==> flow/design.v <==
module sync_high (
    input wire clk,
    input wire n_rst,
    input wire async_in,
    output reg sync_out
);
reg meta;
always_ff @( posedge clk, negedge n_rst ) 
begin : RESET_HIGH_SYNCHRONIZER
    if(n_rst == 1'b0)
    begin
        meta <= 1'b1;
        sync_out <= 1'b1;
    end
    else
    begin
        meta <= async_in;
        sync_out <= meta;
    end
end
endmodule
module sync_low (
    input wire clk,
    input wire n_rst,
    input wire async_in,
    output reg sync_out
);
reg meta;
always_ff @( posedge clk, negedge n_rst ) 
begin : RESET_LOW_SYNCHRONIZER
    if(n_rst == 1'b0)
    begin
        meta <= 1'b0;
        sync_out <= 1'b0;
    end
    else
    begin
        meta <= async_in;
        sync_out <= meta;
    end
end
endmodule
module eop_detect
(
    input wire clk,
    input wire n_rst,
    input wire d_plus_sync,
    input wire d_minus_sync,
    input wire shift_enable,
    output reg eop
);
reg pmand;
reg nxt_eop;
always_comb begin: NXT_EOP
    if(shift_enable) begin
        nxt_eop = pmand;
    end
    else begin
        nxt_eop = eop;
    end
end
always_ff @(posedge clk, negedge n_rst) begin: REGISTER
    if(!n_rst) begin
        eop <= 1'b0;
    end
    else begin
        eop <= nxt_eop;
    end
end
assign pmand = ~(d_plus_sync | d_minus_sync);
endmodule
module decoder
(
    input wire clk,
    input wire n_rst,
    input wire d_plus_sync,
    input wire shift_enable,
    output reg d_orig
);
reg old_data;
reg new_data;
reg nxt_old;
reg nxt_new;
always_comb begin : NEXT_VALUE
    nxt_old = old_data;
    nxt_new = new_data;
    if(shift_enable) begin
       nxt_new = d_plus_sync;
       nxt_old = new_data; 
    end
end
always_ff @(posedge clk, negedge n_rst) begin
    if(!n_rst) begin
       new_data <= 1'b1;
       old_data <= 1'b1; 
    end
    else begin
        new_data <= nxt_new;
        old_data <= nxt_old; 
    end
end
assign d_orig = ~(new_data ^ old_data);
endmodule
module edge_detector
(
    input wire clk,
    input wire n_rst,
    input wire d_plus_sync,
    output reg d_edge
);
reg old_d_plus;
always_ff @(posedge clk, negedge n_rst) begin
    if(!n_rst) begin
        old_d_plus <= 1'b1;
    end
    else begin
        old_d_plus <= d_plus_sync;
    end
end
assign d_edge = (old_d_plus & (!d_plus_sync)) | ((!old_d_plus) & d_plus_sync);
endmodule
module flex_counter_rx #(
    NUM_CNT_BITS = 4
) (
    input reg clk,
    input reg n_rst,
    input reg clear,
    input reg count_enable,
    input reg [NUM_CNT_BITS-1:0] rollover_val,
    output reg [NUM_CNT_BITS-1:0] count_out,
    output reg rollover_flag
);
reg [NUM_CNT_BITS-1:0] next_output;
reg next_rollover_flag;
always_ff @(posedge clk, negedge n_rst) 
begin : OUTPUT
    if(n_rst == 0)  
    begin
        count_out <= 0;
        rollover_flag <= 0;
    end
    else
    begin
        count_out <= next_output;
        rollover_flag <= next_rollover_flag;
    end
end
always_comb 
begin : NEXT_STATE
    if(clear == 1)
    begin
      next_output = 0;
      next_rollover_flag = 0;
    end
    else if(count_enable == 1'b1)
    begin
        if(count_out == rollover_val)
        begin
            next_output = 1;
            next_rollover_flag = 0;
        end
        else if(count_out == rollover_val-1)
        begin
            next_output = count_out + 1;
            next_rollover_flag = 1;
        end
        else
        begin
            next_output = count_out + 1;
            next_rollover_flag = 0;
        end
    end
    else
    begin
        next_output = count_out;
        next_rollover_flag = rollover_flag;
    end
end
endmodule
module timer
(
    input wire clk,
    input wire n_rst,
    input wire d_edge,
    input wire disable_timer,
    output reg shift_enable,
    output reg byte_received
);
typedef enum logic [1:0] { STROBE_CLEAR, COUNT_TO_4, COUNT_TO_8 } statetype1;
typedef enum logic [2:0] { BYTE_IDLE, BYTE_CLEAR, BYTE_WAIT_ONE_BIT, BYTE_COUNT, BYTE_RESET } statetype2;
statetype1 state1;
statetype1 nxt_state1;
statetype2 state2;
statetype2 nxt_state2;
reg strobe_clear;
reg strobe_enable;
reg [3:0] strobe_rollovervalue;
reg [3:0] strobe_count;
reg shift_enable1;
reg byte_disable;
reg byte_enable;
reg byte_clear;
reg [3:0] byte_rollovervalue;
reg [3:0] byte_count;
always_comb begin: SHIFT_ENABLE_NEXT_STATE
    nxt_state1 = state1;
    case(state1)
        STROBE_CLEAR: begin
            nxt_state1 = COUNT_TO_4;
        end
        COUNT_TO_4: begin
            if(shift_enable)
                nxt_state1 = COUNT_TO_8;
        end
        COUNT_TO_8: begin
            if(d_edge)
                nxt_state1 = COUNT_TO_4;
        end
    endcase
end
always_ff @(posedge clk, negedge n_rst) begin: SHIFT_ENABLE_REGISTER
    if(!n_rst) begin
        state1 <= STROBE_CLEAR;
    end
    else begin
        state1 <= nxt_state1;
    end
end
always_comb begin:  SHIFT_ENABLE_OUTPUT_LOGIC
    strobe_clear = 1'b0;
    strobe_enable = 1'b0;
    strobe_rollovervalue = '0;
    case(state1)
        STROBE_CLEAR: begin
            strobe_clear = 1'b1;
        end
        COUNT_TO_4: begin
            strobe_enable = 1'b1;
            strobe_rollovervalue = 4'd1;
        end
        COUNT_TO_8: begin
            strobe_enable = 1'b1;
            strobe_rollovervalue = 4'd8;
        end
    endcase
    if(d_edge)
        strobe_clear = 1'b1;
end
flex_counter_rx
CORE1(
    .clk(clk),
    .n_rst(n_rst),
    .clear(strobe_clear),
    .count_enable(strobe_enable),
    .rollover_val(strobe_rollovervalue),
    .count_out(strobe_count),
    .rollover_flag(shift_enable1)
);
always_comb begin: SHIFT_ENABLE
    if(d_edge)
        shift_enable = 1'b0;
    else
        shift_enable = shift_enable1;
end
always_comb begin: BYTE_RECEIVED_NEXT_STATE
    nxt_state2 = state2;
    case(state2)
        BYTE_IDLE: begin
            if(d_edge)
                nxt_state2 = BYTE_CLEAR;
        end
        BYTE_CLEAR: begin
            nxt_state2 = BYTE_WAIT_ONE_BIT;
        end
        BYTE_WAIT_ONE_BIT: begin
            if(shift_enable)
                nxt_state2 = BYTE_COUNT;
        end
        BYTE_COUNT: begin
            if(disable_timer)
                nxt_state2 = BYTE_IDLE;
            else if(byte_received)
                nxt_state2 = BYTE_RESET;
        end
        BYTE_RESET: begin
            nxt_state2 = BYTE_COUNT;
        end
    endcase
end
always_ff @(posedge clk, negedge n_rst) begin: BYTE_RECEIVED_REGISTER
    if(!n_rst) begin
        state2 <= BYTE_IDLE;
    end
    else begin
        state2 <= nxt_state2;
    end
end
always_comb begin:  BYTE_RECEIVED_OUTPUT_LOGIC
    byte_disable = 1'b0;
    byte_clear = 1'b0;
    byte_rollovervalue = '0;
    case(state2)
        BYTE_IDLE: begin
            byte_disable = 1'b1;
        end
        BYTE_CLEAR: begin
            byte_clear = 1'b1;
        end
        BYTE_WAIT_ONE_BIT: begin
            byte_disable = 1'b1;
        end
        BYTE_COUNT: begin
            byte_rollovervalue = 4'd8;
        end
        BYTE_RESET: begin
            byte_clear = 1'b1;
        end
    endcase
end
always_comb begin: BYTE_TIMER_ENABLE_LOGIC
    byte_enable = 1'b0;
    if(byte_disable)
        byte_enable = 1'b0;
    else if(shift_enable)
        byte_enable = 1'b1;
end
flex_counter_rx
CORE2(
    .clk(clk),
    .n_rst(n_rst),
    .clear(byte_clear),
    .count_enable(byte_enable),
    .rollover_val(byte_rollovervalue),
    .count_out(byte_count),
    .rollover_flag(byte_received)
);
endmodule
module rcu
(
    input wire clk,
    input wire n_rst,
    input wire d_edge,
    input wire shift_enable,
    input wire byte_received,
    input wire [7:0] p_out,
    input wire [7:0] old_2_byte,
    input wire [7:0] new_2_byte,
    input wire eop,
    input wire done_2,
    input wire done_64,
    output reg disable_timer,
    output reg rcving,
    output reg flush,
    output reg r_error,
    output reg store_pid,
    output reg load_buf,
    output reg w_enable,
    output reg ready
);
typedef enum logic [4:0] { IDLE, EIDLE, RESET, READING_SYNC, CHECKING_SYNC, READ_PID, CHECKSTORE_PID,
                            READ_DATA, RECEIVED_DATA, STORE_DATA, WAIT_FOR_EOP, READ_ADRESS, RECEIVED_ADRESS,
                            ADRESS_DONE, ADRESS_CHECK, ADRESS_CORRECT, WAIT, EOP1, ERROR, ERROR_EOP1  
                            } statetype;
statetype state;
statetype nxt_state;
always_comb begin: NEXT_STATE
    nxt_state = state;
    case(state)
        IDLE: begin
            if(d_edge)
                nxt_state = RESET;
        end
        EIDLE: begin
            if(d_edge)
                nxt_state = RESET;
        end
        RESET: begin
            nxt_state = READING_SYNC;
        end
        READING_SYNC: begin
            if(byte_received)
                nxt_state = CHECKING_SYNC;
        end
        CHECKING_SYNC: begin
            if(p_out == 8'b10000000)
                nxt_state = READ_PID;
            else
                nxt_state = ERROR;
        end
        READ_PID: begin
            if(byte_received)
                nxt_state = CHECKSTORE_PID;
        end
        CHECKSTORE_PID: begin
            if((p_out == 8'b11010010) || (p_out == 8'b01011010) || (p_out == 8'b00011110))
                nxt_state = WAIT;
            else if((p_out == 8'b11100001) || (p_out == 8'b01101001))
                nxt_state = READ_ADRESS;
            else if((p_out == 8'b11000011) || (p_out == 8'b01001011))
                nxt_state = READ_DATA;
            else
                nxt_state = ERROR;
        end
        WAIT: begin
            if(eop && shift_enable)
                nxt_state = EOP1;
        end
        READ_ADRESS: begin
            if(byte_received)
                nxt_state = RECEIVED_ADRESS;
            else if(eop && shift_enable)
                nxt_state = ERROR_EOP1;
        end
        RECEIVED_ADRESS: begin
            nxt_state = ADRESS_DONE;
        end
        ADRESS_DONE: begin
            if(!done_2)
                nxt_state = READ_ADRESS;
            else
                nxt_state = ADRESS_CHECK;
        end
        ADRESS_CHECK: begin
            if((old_2_byte[6:0] == 7'b0000001) && ({new_2_byte[2:0], old_2_byte[7]} == 4'b0001))
                nxt_state = ADRESS_CORRECT;
            else
                nxt_state = ERROR;
        end
        ADRESS_CORRECT: begin
            if(eop && shift_enable)
                nxt_state = EOP1;
        end
        READ_DATA: begin
            if(byte_received)
                nxt_state = RECEIVED_DATA;
            else if(eop && shift_enable)
                nxt_state = ERROR_EOP1;
        end
        RECEIVED_DATA: begin
            if(!done_2)
                nxt_state = WAIT_FOR_EOP;
            else
                nxt_state = STORE_DATA;
        end
        STORE_DATA: begin
            if(!done_64)
                nxt_state = WAIT_FOR_EOP;
            else
                nxt_state = ERROR;
        end
        WAIT_FOR_EOP: begin
            if(!eop && shift_enable)
                nxt_state = READ_DATA;
            else if(eop && shift_enable && done_2)
                nxt_state = EOP1;
            else if(eop && shift_enable && !done_2)
                nxt_state = ERROR_EOP1;
        end
        EOP1: begin
            if(eop && shift_enable)
                nxt_state = IDLE;
        end
        ERROR: begin
            if(eop && shift_enable)
                nxt_state = ERROR_EOP1;
        end
        ERROR_EOP1: begin
            if(eop && shift_enable)
                nxt_state = EIDLE;
        end
    endcase
end
always_ff @(posedge clk, negedge n_rst) begin: STATE_REGISTER
    if(!n_rst)
        state <= IDLE;
    else
        state <= nxt_state;
end
always_comb begin: OUTPUT_LOGIC
    disable_timer = 1'b0;
    rcving = 1'b0;
    flush = 1'b0;
    r_error = 1'b0;
    store_pid = 1'b0;
    load_buf = 1'b0;
    w_enable = 1'b0;
    ready = 1'b0;
    case(state)
        IDLE: begin
            disable_timer = 1'b1;
        end
        EIDLE: begin
            r_error = 1'b1;
            disable_timer = 1'b1;
        end
        RESET: begin
            rcving = 1'b1;
            flush = 1'b1;
        end
        READING_SYNC: begin
            rcving = 1'b1;
        end
        CHECKING_SYNC: begin
            rcving = 1'b1;
        end
        READ_PID: begin
            rcving = 1'b1;
        end
        CHECKSTORE_PID: begin
            rcving = 1'b1;
            store_pid = 1'b1;
        end
        WAIT: begin
            rcving = 1'b1;
        end
        READ_ADRESS: begin
            rcving = 1'b1;
        end
        RECEIVED_ADRESS: begin
            rcving = 1'b1;
            load_buf = 1'b1;
        end
        ADRESS_DONE: begin
            rcving = 1'b1;
        end
        ADRESS_CHECK: begin
            rcving = 1'b1;
        end
        ADRESS_CORRECT: begin
            rcving = 1'b1;
        end
        READ_DATA: begin
            rcving = 1'b1;
        end
        RECEIVED_DATA: begin
            rcving = 1'b1;
            load_buf = 1'b1;
        end
        STORE_DATA: begin
            rcving = 1'b1;
            w_enable = 1'b1;
            ready = 1'b1;
        end
        WAIT_FOR_EOP: begin
            rcving = 1'b1;
        end
        ERROR: begin
            r_error = 1'b1;
            rcving = 1'b1;
        end
        ERROR_EOP1: begin
            r_error = 1'b1;
        end
    endcase
end
endmodule
module flex_stp_sr # (
    NUM_BITS = 4,
    SHIFT_MSB = 1
) (
    input wire clk,
    input wire n_rst,
    input wire shift_enable,
    input wire serial_in,
    output reg [NUM_BITS-1:0] parallel_out
);
reg [NUM_BITS-1:0] next_output;
always_ff @(posedge clk, negedge n_rst) 
begin : SHIFT_REG_FLIPFLOP
    if(n_rst == 0)
    begin
        parallel_out <= '1;
    end
    else
    begin
        parallel_out <= next_output;
    end
end
always_comb begin : NEXT_OUTPUT
    if(shift_enable)
    begin
        if(SHIFT_MSB)
        begin
            next_output = { parallel_out [NUM_BITS-2:0], serial_in};
        end
        else
        begin
            next_output = {serial_in,  parallel_out[NUM_BITS-1:1]};
        end
    end
    else
    begin
        next_output = parallel_out;
    end
end
endmodule
module stp_sr_8_lsb
(
  input wire clk,
  input wire n_rst,
  input wire d_orig,
  input wire shift_enable,
  output wire [7:0] p_out 
);
  flex_stp_sr #(
    .SHIFT_MSB(0),
    .NUM_BITS(8)
    )
  CORE(
    .clk(clk),
    .n_rst(n_rst),
    .serial_in(d_orig),
    .shift_enable(shift_enable),
    .parallel_out(p_out)
  );
endmodule
module rx_data_ready_reg
(
    input wire clk,
    input wire n_rst,
    input wire ready,
    input wire [6:0] buffer_occupancy,
    output reg rx_data_ready
);
typedef enum logic  { RIDLE, READY } statetype;
statetype nxt_state;
statetype state;
always_comb begin: NEXT_STATE_LOGIC
    nxt_state = state;
    case(state)
        RIDLE: begin
            if(ready)
                nxt_state = READY;
        end
        READY: begin
            if(buffer_occupancy == '0)
                nxt_state = RIDLE;
        end
    endcase
end
always_comb begin: OUTPUT_LOGIC
    rx_data_ready = 0;
    if(state == READY)
        rx_data_ready = 1;
end
always_ff @(posedge clk, negedge n_rst) begin : REGISTER
    if(!n_rst)
    begin
        state <= RIDLE;
    end
    else
    begin
        state <= nxt_state;
    end
end
endmodule
module rx_packet_reg
(
    input wire clk,
    input wire n_rst,
    input wire store_pid,
    input wire [7:0] p_out,
    output reg [3:0] rx_packet
);
reg [3:0] nxt_rx_packet;
always_comb begin : NXT_RX_PACKET
    nxt_rx_packet = rx_packet;
    if(store_pid) begin
        case (p_out)
        8'b11100001: begin  
            nxt_rx_packet = 4'b0001;
        end
        8'b01101001: begin  
            nxt_rx_packet = 4'b1001;
        end
        8'b11000011: begin  
            nxt_rx_packet = 4'b0011;
        end
        8'b01001011: begin  
            nxt_rx_packet = 4'b1011;
        end
        8'b11010010: begin  
            nxt_rx_packet = 4'b0010;
        end
        8'b01011010: begin  
            nxt_rx_packet = 4'b1010;
        end
        8'b00011110: begin  
            nxt_rx_packet = 4'b1110;
        end  
        endcase
    end
end
always_ff @(posedge clk, negedge n_rst) begin : REGISTER
    if(!n_rst)
    begin
        rx_packet <= '0;
    end
    else
    begin
        rx_packet <= nxt_rx_packet;
    end
end
endmodule
module store_2_byte_buffer
(
    input wire clk,
    input wire n_rst,
    input wire load_buf,
    input wire flush,
    input wire [7:0] p_out,
    output reg [7:0] new_2_byte,
    output reg [7:0] old_2_byte,
    output reg [7:0] rcv_data
);
reg [7:0] nxt_new_2_byte;
reg [7:0] nxt_old_2_byte;
reg [7:0] nxt_rcv_data;
always_comb begin: NXT_VALUE
    nxt_new_2_byte = new_2_byte;
    nxt_old_2_byte = old_2_byte;
    nxt_rcv_data = rcv_data;
    if(flush) begin
        nxt_new_2_byte = '0;
        nxt_old_2_byte = '0;
        nxt_rcv_data = '0;
    end
    else if(load_buf) begin
        nxt_new_2_byte = p_out;
        nxt_old_2_byte = new_2_byte;
        nxt_rcv_data = old_2_byte;
    end
end
always_ff @(posedge clk, negedge n_rst) begin: REGISTER
    if(!n_rst) begin
        new_2_byte <= '0;
        old_2_byte <= '0;
        rcv_data <= '0;
    end
    else begin
        new_2_byte <= nxt_new_2_byte;
        old_2_byte <= nxt_old_2_byte;
        rcv_data <= nxt_rcv_data;
    end
end
endmodule
module count_to_2
(
    input wire clk,
    input wire n_rst,
    input wire flush, 
    input wire load_buf,
    output reg done_2
);
reg [1:0] count;
reg [1:0] nxt_count;
always_comb begin: NEXT_COUNT
    nxt_count = count;
    if(flush)
        nxt_count = '0;
    else if(load_buf) begin
        if(count == 2'b10)
            nxt_count = count;
        else
            nxt_count = count + 1;
    end
end
always_ff @(posedge clk, negedge n_rst) begin: REGISTER
    if(!n_rst)
        count <= '0;
    else
        count <= nxt_count;
end
always_comb begin: OUTPUT_LOGIC
    if(count == 2'b10)
        done_2 = 1'b1;
    else
        done_2 = 1'b0;
end
endmodule
module count_to_64
(
    input wire clk,
    input wire n_rst,
    input wire flush,
    input wire w_enable,
    output reg done_64
);
reg [6:0] count;
reg [6:0] nxt_count;
always_comb begin: NEXT_COUNT
    nxt_count = count;
    if(flush)
        nxt_count = '0;
    else if(w_enable) begin
        if(count == 7'd64)
            nxt_count = count;
        else
            nxt_count = count + 1;
    end
end
always_ff @(posedge clk, negedge n_rst) begin: REGISTER
    if(!n_rst)
        count <= '0;
    else
        count <= nxt_count;
end
always_comb begin: OUTPUT_LOGIC
    if(count == 7'd64)
        done_64 = 1'b1;
    else
        done_64 = 1'b0;
end
endmodule
module rcv_block
(
    input wire clk,
    input wire n_rst,
    input wire d_plus,
    input wire d_minus,
    input wire [6:0] buffer_occupancy,
    output reg rx_error,
    output reg rx_transfer_active,
    output reg flush,
    output reg rx_data_ready,
    output reg [3:0] rx_packet,
    output reg w_enable,
    output reg [7:0] rcv_data
);
reg d_plus_sync;
reg d_minus_sync;
reg eop;
reg shift_enable;
reg byte_received;
reg d_orig;
reg d_edge;
reg disable_timer;
reg [7:0] p_out;
reg [7:0] new_2_byte;
reg [7:0] old_2_byte;
reg done_2;
reg done_64;
reg store_pid;
reg load_buf;
reg ready;
sync_high SYNC_HIGH(
    .clk(clk),
    .n_rst(n_rst),
    .async_in(d_plus),
    .sync_out(d_plus_sync)
);
sync_low SYNC_LOW(
    .clk(clk),
    .n_rst(n_rst),
    .async_in(d_minus),
    .sync_out(d_minus_sync)
);
eop_detect EOP_DETECTOR(
    .clk(clk),
    .n_rst(n_rst),
    .d_plus_sync(d_plus_sync),
    .d_minus_sync(d_minus_sync),
    .shift_enable(shift_enable),
    .eop(eop)
);
decoder DECODER(
    .clk(clk),
    .n_rst(n_rst),
    .d_plus_sync(d_plus_sync),
    .shift_enable(shift_enable),
    .d_orig(d_orig)
);
edge_detector EDGE_DETECTOR(
    .clk(clk),
    .n_rst(n_rst),
    .d_plus_sync(d_plus_sync),
    .d_edge(d_edge)
);
timer TIMER(
    .clk(clk),
    .n_rst(n_rst),
    .d_edge(d_edge),
    .disable_timer(disable_timer),
    .shift_enable(shift_enable),
    .byte_received(byte_received)
);
rcu RCU(
    .clk(clk),
    .n_rst(n_rst),
    .d_edge(d_edge),
    .shift_enable(shift_enable),
    .byte_received(byte_received),
    .p_out(p_out),
    .old_2_byte(old_2_byte),
    .new_2_byte(new_2_byte),
    .eop(eop),
    .done_2(done_2),
    .done_64(done_64),
    .disable_timer(disable_timer),
    .rcving(rx_transfer_active),
    .flush(flush),
    .r_error(rx_error),
    .store_pid(store_pid),
    .load_buf(load_buf),
    .w_enable(w_enable),
    .ready(ready)
);
stp_sr_8_lsb SHIFT_REGISTER(
    .clk(clk),
    .n_rst(n_rst),
    .d_orig(d_orig),
    .shift_enable(shift_enable),
    .p_out(p_out)
);
rx_data_ready_reg READY(
    .clk(clk),
    .n_rst(n_rst),
    .ready(ready),
    .buffer_occupancy(buffer_occupancy),
    .rx_data_ready(rx_data_ready)
);
rx_packet_reg PACKET(
    .clk(clk),
    .n_rst(n_rst),
    .store_pid(store_pid),
    .p_out(p_out),
    .rx_packet(rx_packet)
);
store_2_byte_buffer STORE_2_BYTE(
    .clk(clk),
    .n_rst(n_rst),
    .load_buf(load_buf),
    .flush(flush),
    .p_out(p_out),
    .new_2_byte(new_2_byte),
    .old_2_byte(old_2_byte),
    .rcv_data(rcv_data)
);
count_to_2 COUNT_TO_2(
    .clk(clk),
    .n_rst(n_rst),
    .flush(flush),
    .load_buf(load_buf),
    .done_2(done_2)
);
count_to_64 COUNT_TO_64(
    .clk(clk),
    .n_rst(n_rst),
    .flush(flush),
    .w_enable(w_enable),
    .done_64(done_64)
);
endmodule
module flex_counter #(
    parameter NUM_CNT_BITS = 4
)
(
    input logic clk,
    input logic n_rst,
    input logic clear,
    input logic count_enable,
    input logic [NUM_CNT_BITS - 1:0] rollover_val,
    output logic [NUM_CNT_BITS - 1:0] count_out,
    output logic rollover_flag
);
logic [NUM_CNT_BITS - 1:0] count_next;
logic rollover_flag_next;
always_ff @( posedge clk, negedge n_rst ) begin
    if (!n_rst) begin
        count_out <= '0;
        rollover_flag <= '0;
    end
    else begin
        count_out <= count_next;
        rollover_flag <= rollover_flag_next;
    end
end
always_comb begin
    if(clear) begin
        count_next = '0;
    end
    else if (count_enable) begin
        if (rollover_val == count_out) begin
            count_next = 4'b1;               
        end
        else begin
            count_next = count_out + 1;
        end
    end
    else begin
        count_next = count_out;
    end
    if (clear) begin
        rollover_flag_next = 0;
    end
    else if (rollover_val == count_next) begin
        rollover_flag_next = 1;  
    end          
    else begin
        rollover_flag_next = 0;
    end
end
endmodule
module flex_pts_sr #(
    parameter NUM_BITS = 4,
    parameter SHIFT_MSB = 1
) (
    input logic clk,
    input logic n_rst,
    input logic shift_enable,
    input logic load_enable,
    input logic [NUM_BITS - 1:0] parallel_in,
    output logic serial_out
);
    logic [NUM_BITS - 1:0] next_parallel_out;
    logic [NUM_BITS - 1:0] parallel_out;
    always_ff @( posedge clk, negedge n_rst ) begin
        if(!n_rst) begin
            parallel_out <= '1;
        end
        else begin
            parallel_out <= next_parallel_out;
        end
    end
    always_comb begin
        if (load_enable) begin
            next_parallel_out = parallel_in;
        end
        else if (shift_enable) begin
            if (SHIFT_MSB) begin
                next_parallel_out = {parallel_out[NUM_BITS - 2:0], 1'b1};
            end
            else begin
                next_parallel_out = {1'b1, parallel_out[NUM_BITS - 1:1]};
            end
        end
        else begin
            next_parallel_out = parallel_out;
        end
    end
    always_comb begin
        if(!n_rst) begin
            serial_out = '1;
        end
        else begin
            if (SHIFT_MSB) begin
                serial_out = parallel_out[NUM_BITS - 1];
            end
            else begin
                serial_out = parallel_out[0];
            end
        end
    end
endmodule
module pts_sr_8_lsb
(
  input logic clk,
  input logic n_rst,
  input logic strobe,
  input logic strobe_middle,
  input logic [7:0] d_par,
  input logic pts_load_enable,
  input logic pts_shift_enable,
  output logic d_orig 
);
  flex_pts_sr #(
    .NUM_BITS(8),
    .SHIFT_MSB(0)
  )
  CORE(
    .clk(clk),
    .n_rst(n_rst),
    .parallel_in(d_par),
    .load_enable(pts_load_enable),
    .shift_enable(strobe),
    .serial_out(d_orig)
  );
endmodule
module packet_selecter (
    input logic sync_start,
    input logic pid_start,
    input logic [7:0] tx_packet_data,
    input logic [3:0] tx_packet,
    input logic crc_start,
    output logic [7:0] d_par
);
always_comb begin : selecter
    d_par = tx_packet_data;
    if (pid_start) begin
        case (tx_packet)
            4'b0001: begin
                d_par = 8'b11100001;
            end
            4'b1001: begin
                d_par = 8'b01101001;
            end
            4'b0010: begin
                d_par = 8'b11010010;
            end
            4'b1010: begin
                d_par = 8'b01011010;
            end
            4'b1110: begin
                d_par = 8'b00011110;
            end
            4'b0011: begin
                d_par = 8'b11000011;
            end
        endcase
    end
    if (sync_start) begin
        d_par = 8'b10000000;
    end
    if (crc_start) begin
        d_par = 8'b00000000;
    end
end
endmodule
module encoder (
    input logic clk,
    input logic strobe_middle,
    input logic strobe,
    input logic n_rst,
    input logic d_orig,
    output logic d_encoded
);
logic next_d_encoded;
always_ff @( posedge clk, negedge n_rst ) begin
    if (!n_rst) begin
        d_encoded <= '1;
    end
    else begin
        d_encoded <= next_d_encoded;
    end
end
always_comb begin
    if(strobe_middle) begin
        if (d_orig) begin
            next_d_encoded = d_encoded;       
        end
        else begin
            next_d_encoded = !d_encoded;        
        end
    end
    else begin
        next_d_encoded = d_encoded;  
    end
end
endmodule
module d_plus_selecter (
    input logic d_encoded,
    input logic eop,
    input logic idle,
    output logic d_plus_out
);
always_comb begin
    if (eop) begin
        d_plus_out = 0;
    end
    else if (idle) begin
        d_plus_out = 1;
    end
    else begin
        d_plus_out = d_encoded;
    end
end
endmodule
module d_minus_selecter (
    input logic d_encoded,
    input logic eop,
    input logic idle,
    output logic d_minus_out
);
always_comb begin
    if (eop) begin
        d_minus_out = 0;
    end
    else if (idle) begin
        d_minus_out = 0;
    end
    else begin
        d_minus_out = !d_encoded;
    end
end
endmodule
module timer_transmit(
  input logic clk,
  input logic n_rst,
  input logic timer_enable,
  input logic timer_clear,
  input logic tx_transfer_active,
  output logic byte_transmitted,
  output logic strobe,
  output logic strobe_middle
);
logic rollover_flag_8;
logic rollover_flag_9;
logic timer1_enable;
logic timer2_enable;
logic timer_inner_clear;
logic [3:0] count_out_bit;
typedef enum bit [3:0] { IDLE, CT8_1, CT8_1_CLEAR, CT8_2, CT8_2_CLEAR, CT9, CT9_CLEAR } stateType;
stateType state;
stateType next_state;
always_ff @( posedge clk, negedge n_rst ) begin
    if (!n_rst) begin
        state <= IDLE;
    end
    else begin
        state <= next_state;
    end
end
assign byte_transmitted = (rollover_flag_8 || rollover_flag_9);
always_comb begin : NXT_LOGIC
    next_state = state;
      case (state)
          IDLE: begin
              next_state = CT8_1;
          end
          CT8_1: begin
              if (rollover_flag_8) begin
                  next_state = CT8_1_CLEAR;
              end
          end
          CT8_1_CLEAR: begin
            next_state = CT8_2;
          end
          CT8_2: begin
              if (rollover_flag_8) begin
                  next_state = CT8_2_CLEAR;
              end
          end
          CT8_2_CLEAR: begin
            next_state = CT9;
          end
          CT9: begin
              if (rollover_flag_9) begin
                  next_state = CT9_CLEAR;
              end
          end
          CT9_CLEAR: begin
            next_state = CT8_1;
          end
      endcase
end
always_comb begin : OUTPUT
  timer1_enable = 0;
  timer2_enable = 0;
  timer_inner_clear = 0;
  case (state)
      CT8_1: begin
          timer1_enable = 1;
      end
      CT8_1_CLEAR: begin
          timer_inner_clear = 1;
      end
      CT8_2: begin
          timer1_enable = 1;
      end
      CT8_2_CLEAR: begin
          timer_inner_clear = 1;
      end
      CT9: begin
          timer2_enable = 1;
      end
      CT9_CLEAR: begin
          timer_inner_clear = 1;
      end
  endcase
end
assign strobe_middle = tx_transfer_active ? (count_out_bit == 4'd4) : 0;
flex_counter #(
  .NUM_CNT_BITS(4)
) bit_counter_bit(
  .clk(clk),
  .n_rst(n_rst),
  .clear(timer_clear),
  .count_enable(timer1_enable || timer2_enable),
  .rollover_val(4'd8),
  .count_out(count_out_bit),
  .rollover_flag(strobe)
);
flex_counter #(
  .NUM_CNT_BITS(4)
) bit_counter_byte_8(
  .clk(clk),
  .n_rst(n_rst),
  .clear(timer_clear || timer_inner_clear),
  .count_enable(timer1_enable && strobe),
  .rollover_val(4'd8),
  .count_out(),
  .rollover_flag(rollover_flag_8)
);
flex_counter #(
  .NUM_CNT_BITS(4)
) bit_counter_byte_9(
  .clk(clk),
  .n_rst(n_rst),
  .clear(timer_clear || timer_inner_clear),
  .count_enable(timer2_enable && strobe),
  .rollover_val(4'd9),
  .count_out(),
  .rollover_flag(rollover_flag_9)
);
endmodule
module tmu (
    input logic clk,
    input logic n_rst,
    input logic strobe,
    input logic byte_transmitted,
    input logic [6:0] buffer_occupancy,
    input logic [3:0] tx_packet,
    output logic get_tx_packet_data,
    output logic tx_transfer_active,
    output logic tx_error,
    output logic timer_enable,
    output logic pid_start,
    output logic sync_start,
    output logic idle,
    output logic pts_load_enable,
    output logic pts_shift_enable,
    output logic timer_clear,
    output logic eop,
    output logic crc_start
);
    typedef enum bit [4:0] { IDLE, SYNC_load, SYNC, PID_load, PID, DATA_load, DATA, DATA_check, CRC_load_1, CRC_1, CRC_load_2, CRC_2, EOP_1, EOP_2, ERROR, IDLE_d_1, IDLE_d_2, IDLE_d_3} stateType;
    stateType state;
    stateType next_state;
    always_ff @( posedge clk, negedge n_rst ) begin
        if (!n_rst) begin
            state <= IDLE;
        end
        else begin
            state <= next_state;
        end
    end
    always_comb begin : NXT_LOGIC
    next_state = state;
        case (state)
            IDLE: begin
                if (tx_packet != 0) begin
                    if ((tx_packet == 4'b0011) && (!buffer_occupancy)) begin
                        next_state = ERROR;
                    end                    
                    else begin
                        next_state = SYNC_load; 
                    end 
                end
            end
            SYNC_load: begin
                next_state = SYNC;
            end
            SYNC: begin
                if (byte_transmitted) begin
                    next_state = PID_load;  
                end
            end
            PID_load: begin
                next_state = PID;
            end
            PID: begin
                if (byte_transmitted) begin
                    if ((tx_packet == 4'b0011) || (tx_packet == 4'b1011)) begin
                        next_state = DATA_load;
                    end
                    else if ((tx_packet == 4'b0001) || (tx_packet == 4'b1001)) begin
                        next_state = CRC_load_1;
                    end
                    else begin
                        next_state = EOP_1;
                    end
                end
            end
            DATA_load: begin
                next_state = DATA;
            end
            DATA: begin
                if (byte_transmitted) begin
                    next_state = DATA_check;
                end
            end
            DATA_check: begin
                if (buffer_occupancy) begin
                    next_state = DATA_load;
                end
                else begin
                    next_state = CRC_load_1;
                end
            end
            CRC_load_1: begin
                next_state = CRC_1;
            end
            CRC_1: begin
                if (byte_transmitted) begin
                    next_state = CRC_load_2;
                end
            end
            CRC_load_2: begin
                next_state = CRC_2;
            end
            CRC_2: begin
                if (byte_transmitted) begin
                    next_state = EOP_1;
                end
            end
            EOP_1: begin
                if (strobe) begin
                    next_state = EOP_2;
                end
            end
            EOP_2: begin
                if (strobe) begin
                    next_state = IDLE_d_1;
                end
            end
            IDLE_d_1: begin
                next_state = IDLE_d_2;
            end
            IDLE_d_2: begin
                next_state = IDLE_d_3;
            end
            IDLE_d_3: begin
                next_state = IDLE;
            end
            ERROR: begin
                if (byte_transmitted) begin
                    next_state = IDLE;
                end
            end
        endcase
    end
    always_comb begin : OUTPUT
        timer_enable = 0;
        timer_clear = 0;
        sync_start = 0;
        pid_start = 0;
        get_tx_packet_data = 0;
        tx_error = 0;
        eop = 0;
        tx_transfer_active = 0;
        pts_load_enable = 0;
        pts_shift_enable = 0;
        idle = 0;
        crc_start = 0;
        case (state)
            IDLE: begin
                timer_clear = 1;
                idle = 1;
            end
            SYNC_load: begin
                tx_transfer_active = 1;
                pts_load_enable = 1;
                sync_start = 1;
            end
            SYNC: begin
                timer_enable = 1;
                tx_transfer_active = 1;
                pts_shift_enable = 1;
            end
            PID_load: begin
                tx_transfer_active = 1;
                pts_load_enable = 1;
                pid_start = 1;
            end
            PID: begin
                timer_enable = 1;
                tx_transfer_active = 1;
                pts_shift_enable = 1;
            end
            DATA_load: begin
                tx_transfer_active = 1;
                pts_load_enable = 1;
            end
            DATA: begin
                tx_transfer_active = 1;
                pts_shift_enable = 1;
                timer_enable = 1;
            end
            DATA_check: begin
                get_tx_packet_data = 1;
                tx_transfer_active = 1;
            end
            CRC_load_1: begin
                tx_transfer_active = 1;
                pts_load_enable = 1;
                crc_start = 1;
            end
            CRC_1: begin
                timer_enable = 1;
                tx_transfer_active = 1;
                pts_shift_enable = 1;
            end
            CRC_load_2: begin
                tx_transfer_active = 1;
                pts_load_enable = 1;
                crc_start = 1;
            end
            CRC_2: begin
                timer_enable = 1;
                tx_transfer_active = 1;
                pts_shift_enable = 1;
            end
            EOP_1: begin
                eop = 1;
                tx_transfer_active = 1;
            end
            EOP_2: begin
                eop = 1;
                tx_transfer_active = 1;
            end
            ERROR: begin
                tx_error = 1;
                tx_transfer_active = 1;
                pts_load_enable = 1;
            end
            IDLE_d_1: begin
                idle = 1;
            end
            IDLE_d_2: begin
                idle = 1;
            end
            IDLE_d_3: begin
                idle = 1;
            end
        endcase
    end
endmodule
module usb_transmitter (
  input logic clk,
  input logic n_rst,
  input logic [6:0] buffer_occupancy,
  input logic [3:0] tx_packet,
  input logic [7:0] tx_packet_data,
  output logic get_tx_packet_data,
  output logic tx_transfer_active,
  output logic tx_error,
  output logic d_plus_out,
  output logic d_minus_out
);
  logic [7:0] d_par;
  logic d_orig;
  logic d_encoded;
  logic eop;
  logic timer_clear;
  logic timer_enable;
  logic byte_transmitted;
  logic strobe;
  logic sync_start;
  logic pid_start;
  logic idle;
  logic pts_load_enable;
  logic pts_shift_enable;
  logic crc_start;
  logic strobe_middle;
  packet_selecter packet_selecter (
    .sync_start(sync_start),
    .pid_start(pid_start),
    .tx_packet_data(tx_packet_data),
    .tx_packet(tx_packet),
    .d_par(d_par),
    .crc_start(crc_start)
  );
  pts_sr_8_lsb pts_sr_8_lsb (
    .clk(clk),
    .n_rst(n_rst),
    .strobe(strobe),
    .strobe_middle(strobe_middle),
    .pts_load_enable(pts_load_enable),
    .pts_shift_enable(pts_shift_enable),
    .d_par(d_par),
    .d_orig(d_orig)
  );
  encoder encoder (
    .clk(clk),
    .strobe(strobe),
    .strobe_middle(strobe_middle),
    .n_rst(n_rst),
    .d_orig(d_orig),
    .d_encoded(d_encoded)
  );
  d_plus_selecter d_plus_selecter (
    .eop(eop),
    .d_encoded(d_encoded),
    .d_plus_out(d_plus_out),
    .idle(idle)
  );
  d_minus_selecter d_minus_selecter (
    .eop(eop),
    .d_encoded(d_encoded),
    .d_minus_out(d_minus_out),
    .idle(idle)
  );
  timer_transmit timer(
    .clk(clk),
    .n_rst(n_rst),
    .timer_enable(timer_enable),
    .timer_clear(timer_clear),
    .tx_transfer_active(tx_transfer_active),
    .byte_transmitted(byte_transmitted),
    .strobe(strobe),
    .strobe_middle(strobe_middle)
  );
  tmu tmu(
    .clk(clk),
    .n_rst(n_rst),
    .byte_transmitted(byte_transmitted),
    .pts_load_enable(pts_load_enable),
    .pts_shift_enable(pts_shift_enable),
    .strobe(strobe),
    .buffer_occupancy(buffer_occupancy),
    .sync_start(sync_start),
    .pid_start(pid_start),
    .timer_enable(timer_enable),
    .timer_clear(timer_clear),
    .get_tx_packet_data(get_tx_packet_data),
    .tx_transfer_active(tx_transfer_active),
    .tx_error(tx_error),
    .eop(eop),
    .tx_packet(tx_packet),
    .idle(idle),
    .crc_start(crc_start)
  );
endmodule
module get_ptr_controller (
    input logic clk,
    input logic n_rst,
    input logic clr,
    input logic get_rx_data,
    input logic get_tx_packet_data,
    input logic [6:0] buffer_occupancy,
    output logic [6:0] get_ptr
);
    logic [6:0] next_get_ptr;
    always_ff @( posedge clk, negedge n_rst ) begin
        if (!n_rst) begin
            get_ptr <= 0;
        end
        else begin
            get_ptr <= next_get_ptr;
        end
    end
    always_comb begin
        if (clr) begin
            next_get_ptr = 0;
        end
        else if ((get_rx_data || get_tx_packet_data) && (get_ptr < 64) && (buffer_occupancy)) begin
            next_get_ptr = get_ptr + 1;
        end
        else begin
            next_get_ptr = get_ptr;
        end
    end
endmodule
module store_ptr_controller (
    input logic clk,
    input logic n_rst,
    input logic clr,
    input logic store_rx_packet_data,
    input logic store_tx_data,
    input logic [6:0] buffer_occupancy,
    output logic [6:0] store_ptr
);
    logic [6:0] next_store_ptr;
    always_ff @( posedge clk, negedge n_rst ) begin
        if (!n_rst) begin
            store_ptr <= 0;
        end
        else begin
            store_ptr <= next_store_ptr;
        end
    end
    always_comb begin
        if (clr) begin
            next_store_ptr = 0;
        end
        else if ((store_tx_data || store_rx_packet_data) && (store_ptr < 64)) begin
            next_store_ptr = store_ptr + 1;
        end
        else begin
            next_store_ptr = store_ptr;
        end
    end
endmodule
module fifo_ram (
    input logic clk,
    input logic n_rst,
    input logic [7:0] tx_data,
    input logic [7:0] rx_packet_data,
    input logic [6:0] store_ptr,
    input logic [6:0] get_ptr,
    input logic store_rx_packet_data,
    input logic store_tx_data,
    output logic [6:0] buffer_occupancy,
    output logic [7:0] tx_packet_data,
    output logic [7:0] rx_data
);
logic [7:0] FIFO_reg [63:0];
logic [7:0] next_FIFO_reg [63:0];
logic [6:0] buffer_count;
genvar i;
generate
    for (i = 0; i < 64; i++)
        always_ff @( posedge clk, negedge n_rst ) begin
            if (!n_rst) begin
                FIFO_reg[i] <= 0;
            end
            else begin
                FIFO_reg[i] <= next_FIFO_reg[i];
            end 
        end
endgenerate
generate
    for(i = 0; i< 64; i++)
        always_comb begin
            if ((store_rx_packet_data || store_tx_data) && (store_ptr[5:0] == i)) begin
                if (store_tx_data) begin
                    next_FIFO_reg[i] = tx_data;
                end
                else begin
                    next_FIFO_reg[i] = rx_packet_data;
                end
            end
            else begin
                next_FIFO_reg[i] = FIFO_reg[i];
            end
        end
endgenerate
always_comb begin
    rx_data = FIFO_reg[get_ptr[5:0]];
    tx_packet_data = FIFO_reg[get_ptr[5:0]];
    buffer_count = store_ptr - get_ptr;
    if (buffer_count == 64 || buffer_count == -64) begin
        buffer_occupancy = 64;
    end
    else begin
        buffer_occupancy = buffer_count % 64;
    end
end
endmodule
module buffer (
    input logic clk,
    input logic n_rst,
    input logic store_tx_data,
    input logic store_rx_packet_data,
    input logic get_rx_data,
    input logic get_tx_packet_data,
    input logic [7:0] tx_data,
    input logic [7:0] rx_packet_data,
    input logic clear,
    input logic flush,
    output logic [6:0] buffer_occupancy,
    output logic [7:0] rx_data,
    output logic [7:0] tx_packet_data
);
logic [6:0] store_ptr;
logic [6:0] get_ptr;
logic clr;
assign clr = (flush || clear);
store_ptr_controller store_ptr_controller (
    .clk(clk),
    .n_rst(n_rst),
    .clr(clr),
    .store_rx_packet_data(store_rx_packet_data),
    .store_tx_data(store_tx_data),
    .store_ptr(store_ptr),
    .buffer_occupancy(buffer_occupancy)
);
get_ptr_controller get_ptr_controller (
    .clk(clk),
    .n_rst(n_rst),
    .clr(clr),
    .get_rx_data(get_rx_data),
    .get_tx_packet_data(get_tx_packet_data),
    .get_ptr(get_ptr),
    .buffer_occupancy(buffer_occupancy)
);
fifo_ram fifo_ram (
    .clk(clk),
    .n_rst(n_rst),
    .tx_data(tx_data),
    .rx_packet_data(rx_packet_data),
    .store_ptr(store_ptr),
    .get_ptr(get_ptr),
    .store_rx_packet_data(store_rx_packet_data),
    .store_tx_data(store_tx_data),
    .buffer_occupancy(buffer_occupancy),
    .tx_packet_data(tx_packet_data),
    .rx_data(rx_data)
);
endmodule
module ahb_slave
(
  input logic clk,
  input logic n_rst,
  input  logic hsel,
  input  logic [3:0] haddr,
  input  logic [1:0] htrans,
  input  logic [1:0] hsize,
  input  logic hwrite,
  input  logic [31:0] hwdata,
  output logic [31:0] hrdata,
  output logic hresp,
  output logic hready,
  input  logic [3:0] rx_packet,
  input  logic rx_data_ready,
  input  logic rx_transfer_active,
  input  logic rx_error,
  output logic dmode,
  input  logic [6:0] buffer_occupancy,
  input  logic [7:0] rx_data,
  output logic get_rx_data,
  output logic store_tx_data,
  output logic [7:0] tx_data,
  output logic clear,
  output logic [3:0] tx_packet,
  input logic tx_transfer_active,
  input logic tx_error
);
  localparam OUT   = 4'b0001;  
  localparam IN    = 4'b1001;  
  localparam DATA0 = 4'b0011;  
  localparam DATA1 = 4'b1011;  
  localparam ACK   = 4'b0010;  
  localparam NAK   = 4'b1010;  
  localparam STALL = 4'b1110;  
  logic [13:0] [7:0] slavedata, next_slavedata;
  logic [31:0] next_hrdata;
  logic [3:0]  next_haddr;
  logic [3:0] next_address;
  logic [3:0] addr;
  logic next_hwrite;
  logic next_hsize;
  logic read, write;
  logic next_read, next_write;
  typedef enum {DATA_IDLE, READ, DATA_WRITE, BYTE1, BYTE2, BYTE3, BYTE4} stateTYPE;
  stateTYPE data_state, next_data_state;
  typedef enum {IDLE, WRITE, CHECK, CLEAR} state;
  state tx_state, next_state_tx;
  state flush_state, next_state_flush;
  assign hready = (hresp) ? 1'b0: 1'b1;
  always_comb begin : D_MODE
    dmode = 1'b0;
    if (rx_transfer_active) begin
      dmode = 1'b1;
    end
  end
  always_comb begin : FLUSH_BUFFER_CONTROL_REGISTER
      next_state_flush = flush_state;
      case (flush_state)
          IDLE: begin
            if (haddr == 13 && hwrite && hsel && !hresp) begin 
              next_state_flush = WRITE;
            end
          end
          WRITE: begin
            next_state_flush = CHECK;
          end
          CHECK: begin
            if (buffer_occupancy == '0) begin
              next_state_flush = CLEAR;
            end
          end
          CLEAR: begin 
            next_state_flush = IDLE;
          end
      endcase
  end
  assign clear = slavedata[13][0];
  always_comb begin : TX_PACKET_CONTROL_REGISTER
      next_state_tx = tx_state;
      case (tx_state)
          IDLE  : if (hsel && hwrite && !hresp && haddr == 12) next_state_tx = WRITE;
          WRITE : if (tx_transfer_active) next_state_tx = CHECK;
          CHECK: if (!tx_transfer_active) next_state_tx = CLEAR;
          CLEAR : next_state_tx = IDLE;
      endcase
  end
  always_comb begin : TX_PACKET_OUTPUT
    tx_packet = 0;
    if(slavedata[12] == 1) begin  
      tx_packet = DATA0;
    end else if(slavedata[12] == 2) begin
      tx_packet = ACK;
    end else if(slavedata[12] == 3) begin
      tx_packet = NAK;
    end else if(slavedata[12] == 4) begin
      tx_packet = STALL; 
    end else begin
      tx_packet = '0;
    end
  end
    always_comb begin : DB_STATE
      next_data_state = data_state;
      next_read = read;
      next_write = write;
      case (data_state)
        DATA_IDLE : begin 
          if (next_slavedata[10][0]) begin
            next_data_state = READ;
          end else if (!hresp && hsel && hwrite && (next_address == 0)) begin
            next_data_state = DATA_WRITE;
          end
        end
        DATA_WRITE : begin
          next_data_state = BYTE1;
          next_write = 1;
        end
        READ  : begin
          next_data_state = BYTE1;
          next_read = 1;
        end
        BYTE1 : begin 
            next_data_state = (slavedata[11][0]) ? DATA_IDLE:BYTE2;
            next_read = (slavedata[11][0])? 0:read;
            next_write = (slavedata[11][0])? 0:write;
        end
        BYTE2 : begin 
            next_data_state = (slavedata[11][1]) ? DATA_IDLE:BYTE3;
            next_read = (slavedata[11][1])? 0:read;
            next_write = (slavedata[11][1])? 0:write;
        end
        BYTE3 : next_data_state = BYTE4;
        BYTE4 : begin 
            next_data_state = DATA_IDLE;
            next_read = 0;
            next_write = 0;
        end
        default: next_data_state = DATA_IDLE;
      endcase
    end
  always_comb begin : WRITE_DATA_OUTPUT
    tx_data       = '0;
    store_tx_data = '0;
    if (write)
      store_tx_data = 1'b1;
    if(write) begin
      case (data_state)
        BYTE1 : tx_data = slavedata[0];
        BYTE2 : tx_data = slavedata[1];
        BYTE3 : tx_data = slavedata[2];
        BYTE4 : tx_data = slavedata[3];
      endcase
    end
  end
  assign get_rx_data = read;
  always_comb begin : ADDRESS_MAPPING
    hresp = 0;
    next_address = addr;
    if (hsel) begin
      if ((hwrite && (haddr < 10) && (haddr > 3)) || (haddr > 13) || (hsize == 3))  
        hresp = 1; 
      else
        case (hsize)
          2'd0 : next_address = haddr;  
          2'd1 : next_address = haddr & ~2'd1;  
          2'd2 : next_address = haddr & ~2'd3;  
        endcase
    end
  end
  always_comb begin : RECEIVE_DATA  
    next_hrdata = hrdata;
    if (hsel && !hwrite && !hresp) begin  
      if ((!hwrite && next_hwrite) && (next_haddr == haddr))  
        next_hrdata = hwdata;  
      else begin
        case (hsize)
          0: begin  
            case (haddr[1:0])
              2'd0: next_hrdata = {24'd0, slavedata[next_address]};
              2'd1: next_hrdata = {16'd0, slavedata[next_address],  8'd0};
              2'd2: next_hrdata = { 8'd0, slavedata[next_address], 16'd0};
              2'd3: next_hrdata = {slavedata[next_address], 24'd0};
            endcase
          end 
          1: begin  
            case (haddr[1:0])
              2'd0, 2'd1: next_hrdata = {16'd0, slavedata[next_address + 4'd1], slavedata[next_address]};
              2'd2, 2'd3: next_hrdata = {slavedata[next_address + 4'd1], slavedata[next_address], 16'd0};
            endcase
          end
          2: begin
          next_hrdata = {(next_address < 4'd12) ? slavedata[next_address + 4'd3] : 8'h00,
                         (next_address < 4'd12) ? slavedata[next_address + 4'd2] : 8'h00,
                         slavedata[next_address + 4'd1], slavedata[next_address]};  
          end
        endcase
      end
    end
  end
  always_comb begin : WRITE_FROM_AHB
    next_slavedata[8]  = {1'b0,buffer_occupancy};  
    next_slavedata[13:9] = slavedata[13:9];  
    if (tx_state == CLEAR) begin 
      next_slavedata[12] = '0; 
    end
    if (flush_state == CLEAR) begin
      next_slavedata[13] = '0;  
    end
    next_slavedata[7:6] = '0;  
    if (rx_error) begin
      next_slavedata[6] = 1;
    end
    if (tx_error) begin
      next_slavedata[7] = 1;
    end
    next_slavedata[5:4] = '0;  
    if (rx_transfer_active) begin
      next_slavedata[5][0] = 1'b1;
    end
    if (tx_transfer_active) begin
      next_slavedata[5][1] = 1'b1;
    end
    if (rx_data_ready) begin
      next_slavedata[4][0] = 1'b1;
    end
    case (rx_packet)
      IN: begin
        next_slavedata[4][1] = 1'b1;
      end
      OUT: begin
        next_slavedata[4][2] = 1'b1;
      end
      ACK: begin
        next_slavedata[4][3] = 1'b1;
      end
      NAK: begin
        next_slavedata[4][4] = 1'b1;
      end
    endcase
  next_slavedata[3:0]= slavedata[3:0];  
    if(write)begin
      case (data_state)
        DATA_WRITE, BYTE1, BYTE2, BYTE3: next_slavedata[9] = 8'h1;
        BYTE4: next_slavedata[9] = 8'h0;
      endcase
    end
    if (data_state == DATA_WRITE)
      next_slavedata[3:0] = hwdata;
    if(read) begin
    case (data_state)
      BYTE1 : begin
        next_slavedata[0] = rx_data;
        if (slavedata[11][0]) begin
          next_slavedata[10] = '0;
        end
      end
      BYTE2 : 
      begin
        next_slavedata[1] = rx_data;
        if (slavedata[11][1]) begin
          next_slavedata[10] = '0;
        end
      end
      BYTE3 : next_slavedata[2] = rx_data;
      BYTE4 : 
        begin 
          next_slavedata[3] = rx_data;
          next_slavedata[10] = '0;
        end
    endcase
    end
    if (hsel && (htrans != 2'b00)) begin
      case (hsize)
        0 : next_slavedata[11] = 1;
        1 : next_slavedata[11] = 2;
        2 : next_slavedata[11] = 4;
      endcase
    end
    if (hsel & next_hwrite && (addr > 9)) begin  
      case (next_hsize)
        0: begin
          case (addr[1:0])
            2'd0 : next_slavedata[addr] = hwdata[7:0];
            2'd1 : next_slavedata[addr] = hwdata[15:8];
            2'd2 : next_slavedata[addr] = hwdata[23:16];
            2'd3 : next_slavedata[addr] = hwdata[31:24];
          endcase
        end 
        1: begin
          case (addr[1:0])
            2'd0, 2'd1: begin
              if (addr < 4'd13) next_slavedata[addr + 4'd1] = hwdata[15:8];
              next_slavedata[addr] = hwdata[7:0];
            end
            2'd2: begin
              next_slavedata[addr + 4'd1] = hwdata[31:24];
              next_slavedata[addr] = hwdata[23:16];
            end
          endcase
        end
        2: begin
          {next_slavedata[addr+3],next_slavedata[addr+2],next_slavedata[addr+1],next_slavedata[addr]} = hwdata;
        end
      endcase
    end
  end
  always_ff @( posedge clk, negedge n_rst ) begin : FLIP_FLOPS_FOR_ALL
      if (!n_rst) begin
        tx_state <= IDLE;
        flush_state <= IDLE;
        data_state <= DATA_IDLE;
        slavedata <= '0;
        read  <= '0;
        write <= '0;
        addr <= '0;
        hrdata <= '0;
        next_haddr  <= '0;
        next_hwrite <= '0;
        next_hsize <= '0;
      end else begin
        data_state <= next_data_state;
        tx_state <= next_state_tx;
        flush_state <= next_state_flush;
        slavedata <= next_slavedata;
        read  <= next_read;
        write <= next_write;
        addr <= next_address;
        hrdata <= next_hrdata;
        next_haddr  <= haddr;
        next_hwrite <= hwrite;
        next_hsize <= hsize;
      end
  end
endmodule
module usb_top_level(
    input logic clk,
    input logic n_rst,
    input logic hsel,
    input logic [3:0] haddr,
    input logic [1:0] htrans,
    input logic  [1:0] hsize,
    input logic hwrite,
    input logic [31:0] hwdata,
    output logic [31:0] hrdata,
    output logic hresp,
    output logic hready,
    output logic d_mode,
    input logic d_plus_in,
    input logic d_minus_in,
    output logic d_plus_out,
    output logic d_minus_out,
    output logic [6:0] buffer_occupancy,
    output logic get_rx_data,
    output logic [3:0] tx_packet,
    output logic tx_transfer_active
);
logic [3:0] rx_packet;
logic rx_data_ready;
logic rx_transfer_active;
logic rx_error;
logic store_rx_packet_data;
logic [7:0] rx_packet_data;
logic flush;
logic [7:0] rx_data;
logic store_tx_data;
logic [7:0] tx_data;
logic clear;
logic tx_error;
logic get_tx_packet_data;
logic [7:0] tx_packet_data;
ahb_slave AHB_SLAVE(
    .clk(clk),
    .n_rst(n_rst),
    .hsel(hsel),
    .hwrite(hwrite),
    .hsize(hsize),
    .haddr(haddr),
    .htrans(htrans),
    .hwdata(hwdata),
    .hrdata(hrdata),
    .hresp(hresp),
    .hready(hready),
    .dmode(d_mode),
    .rx_packet(rx_packet),
    .rx_data_ready(rx_data_ready),
    .rx_transfer_active(rx_transfer_active),
    .rx_error(rx_error),
    .buffer_occupancy(buffer_occupancy),
    .rx_data(rx_data),
    .get_rx_data(get_rx_data),
    .store_tx_data(store_tx_data),
    .tx_data(tx_data),
    .clear(clear),
    .tx_packet(tx_packet),
    .tx_transfer_active(tx_transfer_active),
    .tx_error(tx_error)
);
buffer BUFFER(
    .clk(clk),
    .n_rst(n_rst),
    .store_tx_data(store_tx_data),
    .store_rx_packet_data(store_rx_packet_data),
    .get_rx_data(get_rx_data),
    .get_tx_packet_data(get_tx_packet_data),
    .tx_data(tx_data),
    .rx_packet_data(rx_packet_data),
    .clear(clear),
    .flush(flush),
    .buffer_occupancy(buffer_occupancy),
    .rx_data(rx_data),
    .tx_packet_data(tx_packet_data)
);
usb_transmitter TRANSMITTER(
    .clk(clk),
    .n_rst(n_rst),
    .buffer_occupancy(buffer_occupancy),
    .tx_packet(tx_packet),
    .tx_packet_data(tx_packet_data),
    .get_tx_packet_data(get_tx_packet_data),
    .tx_transfer_active(tx_transfer_active),
    .tx_error(tx_error),
    .d_plus_out(d_plus_out),
    .d_minus_out(d_minus_out)
);
rcv_block RECEIVER(
    .clk(clk),
    .n_rst(n_rst),
    .d_plus(d_plus_in),
    .d_minus(d_minus_in),
    .buffer_occupancy(buffer_occupancy),
    .rx_error(rx_error),
    .rx_transfer_active(rx_transfer_active),
    .flush(flush),
    .rx_data_ready(rx_data_ready),
    .rx_packet(rx_packet),
    .w_enable(store_rx_packet_data),
    .rcv_data(rx_packet_data)
);
endmodule
From RTL to reports: usb_top_level
Tool output for the design above, in the order of the flow. Line numbers count from 1 in the design file above. Operators carry their Yosys type and port widths (W data, S select, Z words). Cell names lack the library's common part. A cell with -- has no value.

Top: usb_top_level. Clock: clk. Standard-cell library: sky130hd. Library corner: tt_025C_1v80.

Word level
Counts by Yosys on the flattened word-level netlist (proc, flatten, opt, wreduce). Print and check cells are left out. Cells with the same type and inputs are merged into one. Memory sizes are those after Yosys's memory passes, which may raise the word count (mostly to a power of two), join words into wider ones and drop unused or constant bits.

Register bits: 885. The figure for memory bits (read-only) is 640. For memories the number is 2. The figure for input port bits is 46. Under output and inout bits stands 50. Elaborated cells: 930.

Memories: (name not given) (words 32, bits a word 12, rd ports 1, wr ports 0, line 1445) `case (state)`; (name not given) (words 32, bits a word 8, rd ports 1, wr ports 0, line 488) `case(state)`.

Add/sub/neg operators: 16. Magnitude comparators: 8. For equal/unequal tests the number is 297. For shifts and indexed selects the number is 4. For mux-type cells the number is 304. For bitwise logic cells the number is 11. For reduce/logical cells the number is 178.

Operators by type and width (count): $mux W8 (138); $pmux W8 S64 (1); $pmux W112 S4 (1); $pmux W112 S2 (2); $eq A6 B6 Y1 const B (64); $pmux W32 S4 (3); $shiftx A112 B32 Y8 (3); $mux W32 (10); $mux W112 (2); $eq A32 B2 Y1 const B (6); $eq A6 B5 Y1 const B (32); $pmux W5 S18 (2); $eq A29 B4 Y1 const B (6); $logic_not A32 Y1 (5); $pmux W32 S5 (1); $mux W5 (27); $eq A29 B3 Y1 const B (4); $shiftx A112 B8 Y8 (1); $mux W4 (28); $eq A32 B1 Y1 const B (3); $eq A32 B3 Y1 const B (3); $eq A6 B4 Y1 const B (16); $pmux W32 S3 (1); $logic_and A1 B1 Y1 (91); $eq A5 B4 Y1 const B (16); $eq A4 B32 Y1 (2); $pmux W32 S2 (1); $eq A29 B2 Y1 const B (2).

Not listed: further kinds 88, cells in them 347.

Depth
Yosys ltp: most cells in a row. Word level: on the elaborated netlist, between registers, memories and ports. Mapped: between sequential cells and ports; inverters and the memories' decode and read muxes count.

The entry for depth after elaboration reads 14. The figure for ABC_AREA is 0. Under depth in mapped cells stands 14. Depth with buffers taken out: 12.

Netlist
Source: synth_stat.txt of the flow (Yosys; design flattened, memories mapped). It holds for the ABC_AREA given above (unset counts as 0); a run with the other value may have another netlist.

Under cell count stands 4650. The figure for mapped area is 40710.3 um2. The figure for sequential area is 20278.2 um2. The figure for flip-flops is 809. For buffer cells the number is 372.

Cell types (count): dfrtp_1 (782); a21oi_1 (548); nand3_1 (487); nor2_1 (554); nand2_1 (472); o21ai_0 (282); mux2i_1 (117); clkbuf_1 (302); nand4_1 (131); dfstp_2 (27); mux2_2 (35); a211oi_1 (51); ha_1 (29); a32oi_1 (38); nor3_1 (57); inv_1 (75); a22oi_1 (36); nor4_1 (37).

Not listed: further types 76, cells in them 590. The figures by module come from a second, unflattened synthesis with its own total; it is not the netlist above.

The figure for cell total of the unflattened synthesis is 4424. Area total of the unflattened synthesis: 41621.2 um2.

Each row is one instance without its submodules.

Modules: fifo_ram (times used 1, cells 2313, area 22091.2 um2, sequential area 12812.3 um2); ahb_slave (times used 1, cells 1239, area 11322.1 um2, sequential area 4282.9 um2); flex_counter #(NUM_CNT_BITS=4) (times used 3, cells 51, area 416.6 um2, sequential area 125.1 um2); rcu (times used 1, cells 143, area 1033.5 um2, sequential area 125.1 um2); store_2_byte_buffer (times used 1, cells 77, area 989.7 um2, sequential area 600.6 um2); flex_counter_rx (times used 2, cells 41, area 379.1 um2, sequential area 125.1 um2); tmu (times used 1, cells 89, area 625.6 um2, sequential area 125.1 um2); count_to_64 (times used 1, cells 45, area 431.7 um2, sequential area 175.2 um2); get_ptr_controller (times used 1, cells 38, area 390.4 um2, sequential area 175.2 um2); flex_pts_sr (times used 1, cells 35, area 382.9 um2, sequential area 210.2 um2); store_ptr_controller (times used 1, cells 33, area 350.3 um2, sequential area 175.2 um2); flex_stp_sr (times used 1, cells 17, area 341.6 um2, sequential area 210.2 um2); timer (times used 1, cells 30, area 327.8 um2, sequential area 202.7 um2); rx_packet_reg (times used 1, cells 28, area 302.8 um2, sequential area 100.1 um2).

Further modules, not shown: 18.

Timing after synthesis
OpenSTA on the mapped netlist: ideal clock, no wires. The path of least setup slack (recovery checks aside). Input and output delay are each 20% of the period. Register names are those of the netlist, which keeps one name where synthesis merged equal registers.

Path kind: reg2out. From: register BUFFER.store_ptr_controller.store_ptr[0]. To: output port buffer_occupancy[1]. Under period stands 10000 ps. The figure for external output delay is 2000 ps. The entry for launch time at the first pin reads 0 ps. The entry for arrival reads 2812 ps. The entry for required time reads 8000 ps. Slack: 5188 ps. Under path delay stands 2812 ps. The figure for stages is 11. The figure for path buffers is 0. The figure for synthesis period reached is 4812 ps.

"path delay" is the arrival time less input delay plus setup time. At an output port there is no setup time. "stages": output pins that drive a net of the path, with the launching flip-flop's if there is one; two outputs of one cell count as two. "synthesis period reached" is the clock period less the worst setup slack; recovery checks do not enter. This is arithmetic on one report: input and output delays are still those of the set period (20% each). Between the ends stands the longest chain of elaborated cells between them, by number of cells; it is not shown to be the way that was timed. Of several equally long chains one is given. Each line given opens the expression or statement behind the cell; cells for indexed reads and writes are added by Yosys, which also makes memories of some case tables.

Path through: dfrtp_1 -> inv_1 -> ha_1 -> inv_1 -> fa_1 -> a21o_1 -> a21oi_1 -> xnor2_1 -> nor4_1 -> nor3b_1 -> nor2b_1. The figure for cells in the longest elaborated chain is 3. For elaborated cells on any way between the ends the number is 3. For RTL lines with such cells the number is 2. Classes of those cells: add/sub: 1; eq/ne: 1; mux: 1.

Ends and longest elaborated chain, post-synthesis: start, declared (line 1661) `output logic [6:0] store_ptr`; start, assigned (line 1666) `store_ptr <= 0;`; start, assigned (line 1669) `store_ptr <= next_store_ptr;`; $sub A7 B7 Y7 (line 1731) `buffer_count = store_ptr - get_ptr;`; $eq A7 B7 Y1 (line 1732) `if (buffer_count == 64 || buffer_count == -64) begin`; $mux W7 (line 1732); end, declared (line 2142) `output logic [6:0] buffer_occupancy,`.

Nets of the timed path that keep an RTL name, with a line that drives or declares them; the list need not be complete.

Nets with RTL names, path post-synthesis (line): buffer_occupancy[4] (1732); buffer_occupancy[6] (1732).

Timing after layout
Path of least setup slack in the final report of run 1 (OpenROAD, finished layout, wires in). Where an end is a register, its clock arrival counts in the times. The report prints the path's times to 10 ps; the period is as set.

Path kind: reg2reg. From: register BUFFER.get_ptr_controller.get_ptr[0]. To: register AHB_SLAVE.slavedata. Under period stands 4090 ps. Under library setup time stands 140 ps. The entry for launch time at the first pin reads 670 ps. The entry for arrival reads 4550 ps. The entry for required time reads 4620 ps. Slack: 70 ps. The figure for stages is 10. The figure for path buffers is 1.

Where an end lacks its bit number, it is one bit of the signal, or one of the new flip-flops if synthesis recoded a state register. Between the ends stands the longest chain of elaborated cells between them, by number of cells; it is not shown to be the way that was timed. Of several equally long chains one is given.

Path through: dfrtp_2 -> ha_1 -> and3_1 -> nand3_1 -> nand4_1 -> nor4_1 -> nand4_1 -> mux2i_1 -> buf_4 -> o21ai_0. The figure for cells in the longest elaborated chain is 10. For elaborated cells on any way between the ends the number is 80. Classes of those cells: eq/ne: 63; mux: 16; reduce/logical: 1.

Ends and longest elaborated chain, post-layout: start, declared (line 1631) `output logic [6:0] get_ptr`; start, assigned (line 1636) `get_ptr <= 0;`; start, assigned (line 1639) `get_ptr <= next_get_ptr;`; $eq A6 B6 Y1 (line 1729) `rx_data = FIFO_reg[get_ptr[5:0]];`; $pmux W8 S64 (line 1729); $mux W8 (line 2040) `case (data_state)`; $mux W32 (line 2039) `if(read) begin`; $mux W8 (line 2082) `if (addr < 4'd13) next_slavedata[addr + 4'd1] = hwdata[15:8];`; $mux W112 (line 2082); $mux W8 (line 2083) `next_slavedata[addr] = hwdata[7:0];`; $pmux W112 S2 (line 2080) `case (addr[1:0])`; $pmux W112 S2 (line 2070) `case (next_hsize)`; $mux W112 (line 2069) `if (hsel & next_hwrite && (addr > 9)) begin`; end, assigned (line 2102) `slavedata <= '0;`; end, assigned (line 2114) `slavedata <= next_slavedata;`; end, declared (line 1826) `logic [13:0] [7:0] slavedata, next_slavedata;`.

4 stored runs of usb_top_level in the flow (synthesis by Yosys, layout by OpenROAD, sky130hd cells), in arbitrary order. Constraints: input delay and output delay 20% of the set period each, output load 0.01 pF. "achieved period": clock period set for the run, less the worst setup slack. It is reckoned from that one timing run; input and output delays stay at 20% of the period that was set. "critical path time": the worst setup path's part of the clock period (all of it between registers, 20% less for each end at a port) less its slack. A launch clock that arrives late makes it longer, a capture clock that arrives late makes it shorter. "total power after layout": no workload was simulated; the value follows from the tool's default switching activity. "critical path time" is known to 10 ps.

Run 1 has these settings: CORE_UTILIZATION 45; period_ns 4.09; CAP_MARGIN 20; CORE_MARGIN 2; SLEW_MARGIN 20. The netlist area reported by Yosys is 40710.3 um2. The die outline area is 92887.8 um2. The measured standard-cell area after layout is 48161.2 um2. The measured final design utilization is 0.536. The worst slack on setup checks is 71 ps. The measured sum of negative setup slack is 0 ps. The total power after layout is 25.429 mW. The achieved period stands at 4019 ps. The critical path time comes to 4020 ps. Kind of the worst setup path: reg2reg.

Run 2 has these settings: CELL_PAD_IN_SITES_GLOBAL_PLACEMENT 0; CORE_UTILIZATION 41; CTS_CLUSTER_DIAMETER 64; GPL_ROUTABILITY_DRIVEN 1; HOLD_SLACK_MARGIN -0.08; PLACE_DENSITY_LB_ADDON 0.08; SETUP_SLACK_MARGIN 3.09; SLEW_MARGIN 20; period_ns 11.3; CAP_MARGIN 20; CORE_MARGIN 2. The netlist area reported by Yosys is 40710.3 um2. The die outline area is 101831.0 um2. The measured standard-cell area after layout is 46393.2 um2. The measured final design utilization is 0.471. The worst slack on setup checks is 4450 ps. The measured sum of negative setup slack is 0 ps. The total power after layout is 9.184 mW. The achieved period stands at 6850 ps. The critical path time comes to 4590 ps. Kind of the worst setup path: reg2out.

Run 3 has these settings: CELL_PAD_IN_SITES_GLOBAL_PLACEMENT 2; CORE_UTILIZATION 45; MAX_ROUTING_LAYER met4; TNS_END_PERCENT 35; period_ns 5.41; CAP_MARGIN 20; CORE_MARGIN 2; SLEW_MARGIN 20. The netlist area reported by Yosys is 40710.3 um2. The die outline area is 92887.8 um2. The measured standard-cell area after layout is 46993.8 um2. The measured final design utilization is 0.523. The worst slack on setup checks is 484 ps. The measured sum of negative setup slack is 0 ps. The total power after layout is 19.357 mW. The achieved period stands at 4926 ps. The critical path time comes to 3840 ps. Kind of the worst setup path: reg2out.

Run 4 has these settings: ABC_AREA 0; CAP_MARGIN 10; CELL_PAD_IN_SITES_DETAIL_PLACEMENT 2; CELL_PAD_IN_SITES_GLOBAL_PLACEMENT 1; CORE_ASPECT_RATIO 1.22; CORE_UTILIZATION 34; CTS_CLUSTER_SIZE 72; GPL_ROUTABILITY_DRIVEN 0; GPL_TIMING_DRIVEN 0; MAX_ROUTING_LAYER met5; PLACE_DENSITY 0.88; SETUP_SLACK_MARGIN 0.2; SLEW_MARGIN 25; period_ns 8.44; CORE_MARGIN 2. Outcome: did not finish, routing stopped with GRT-0116.
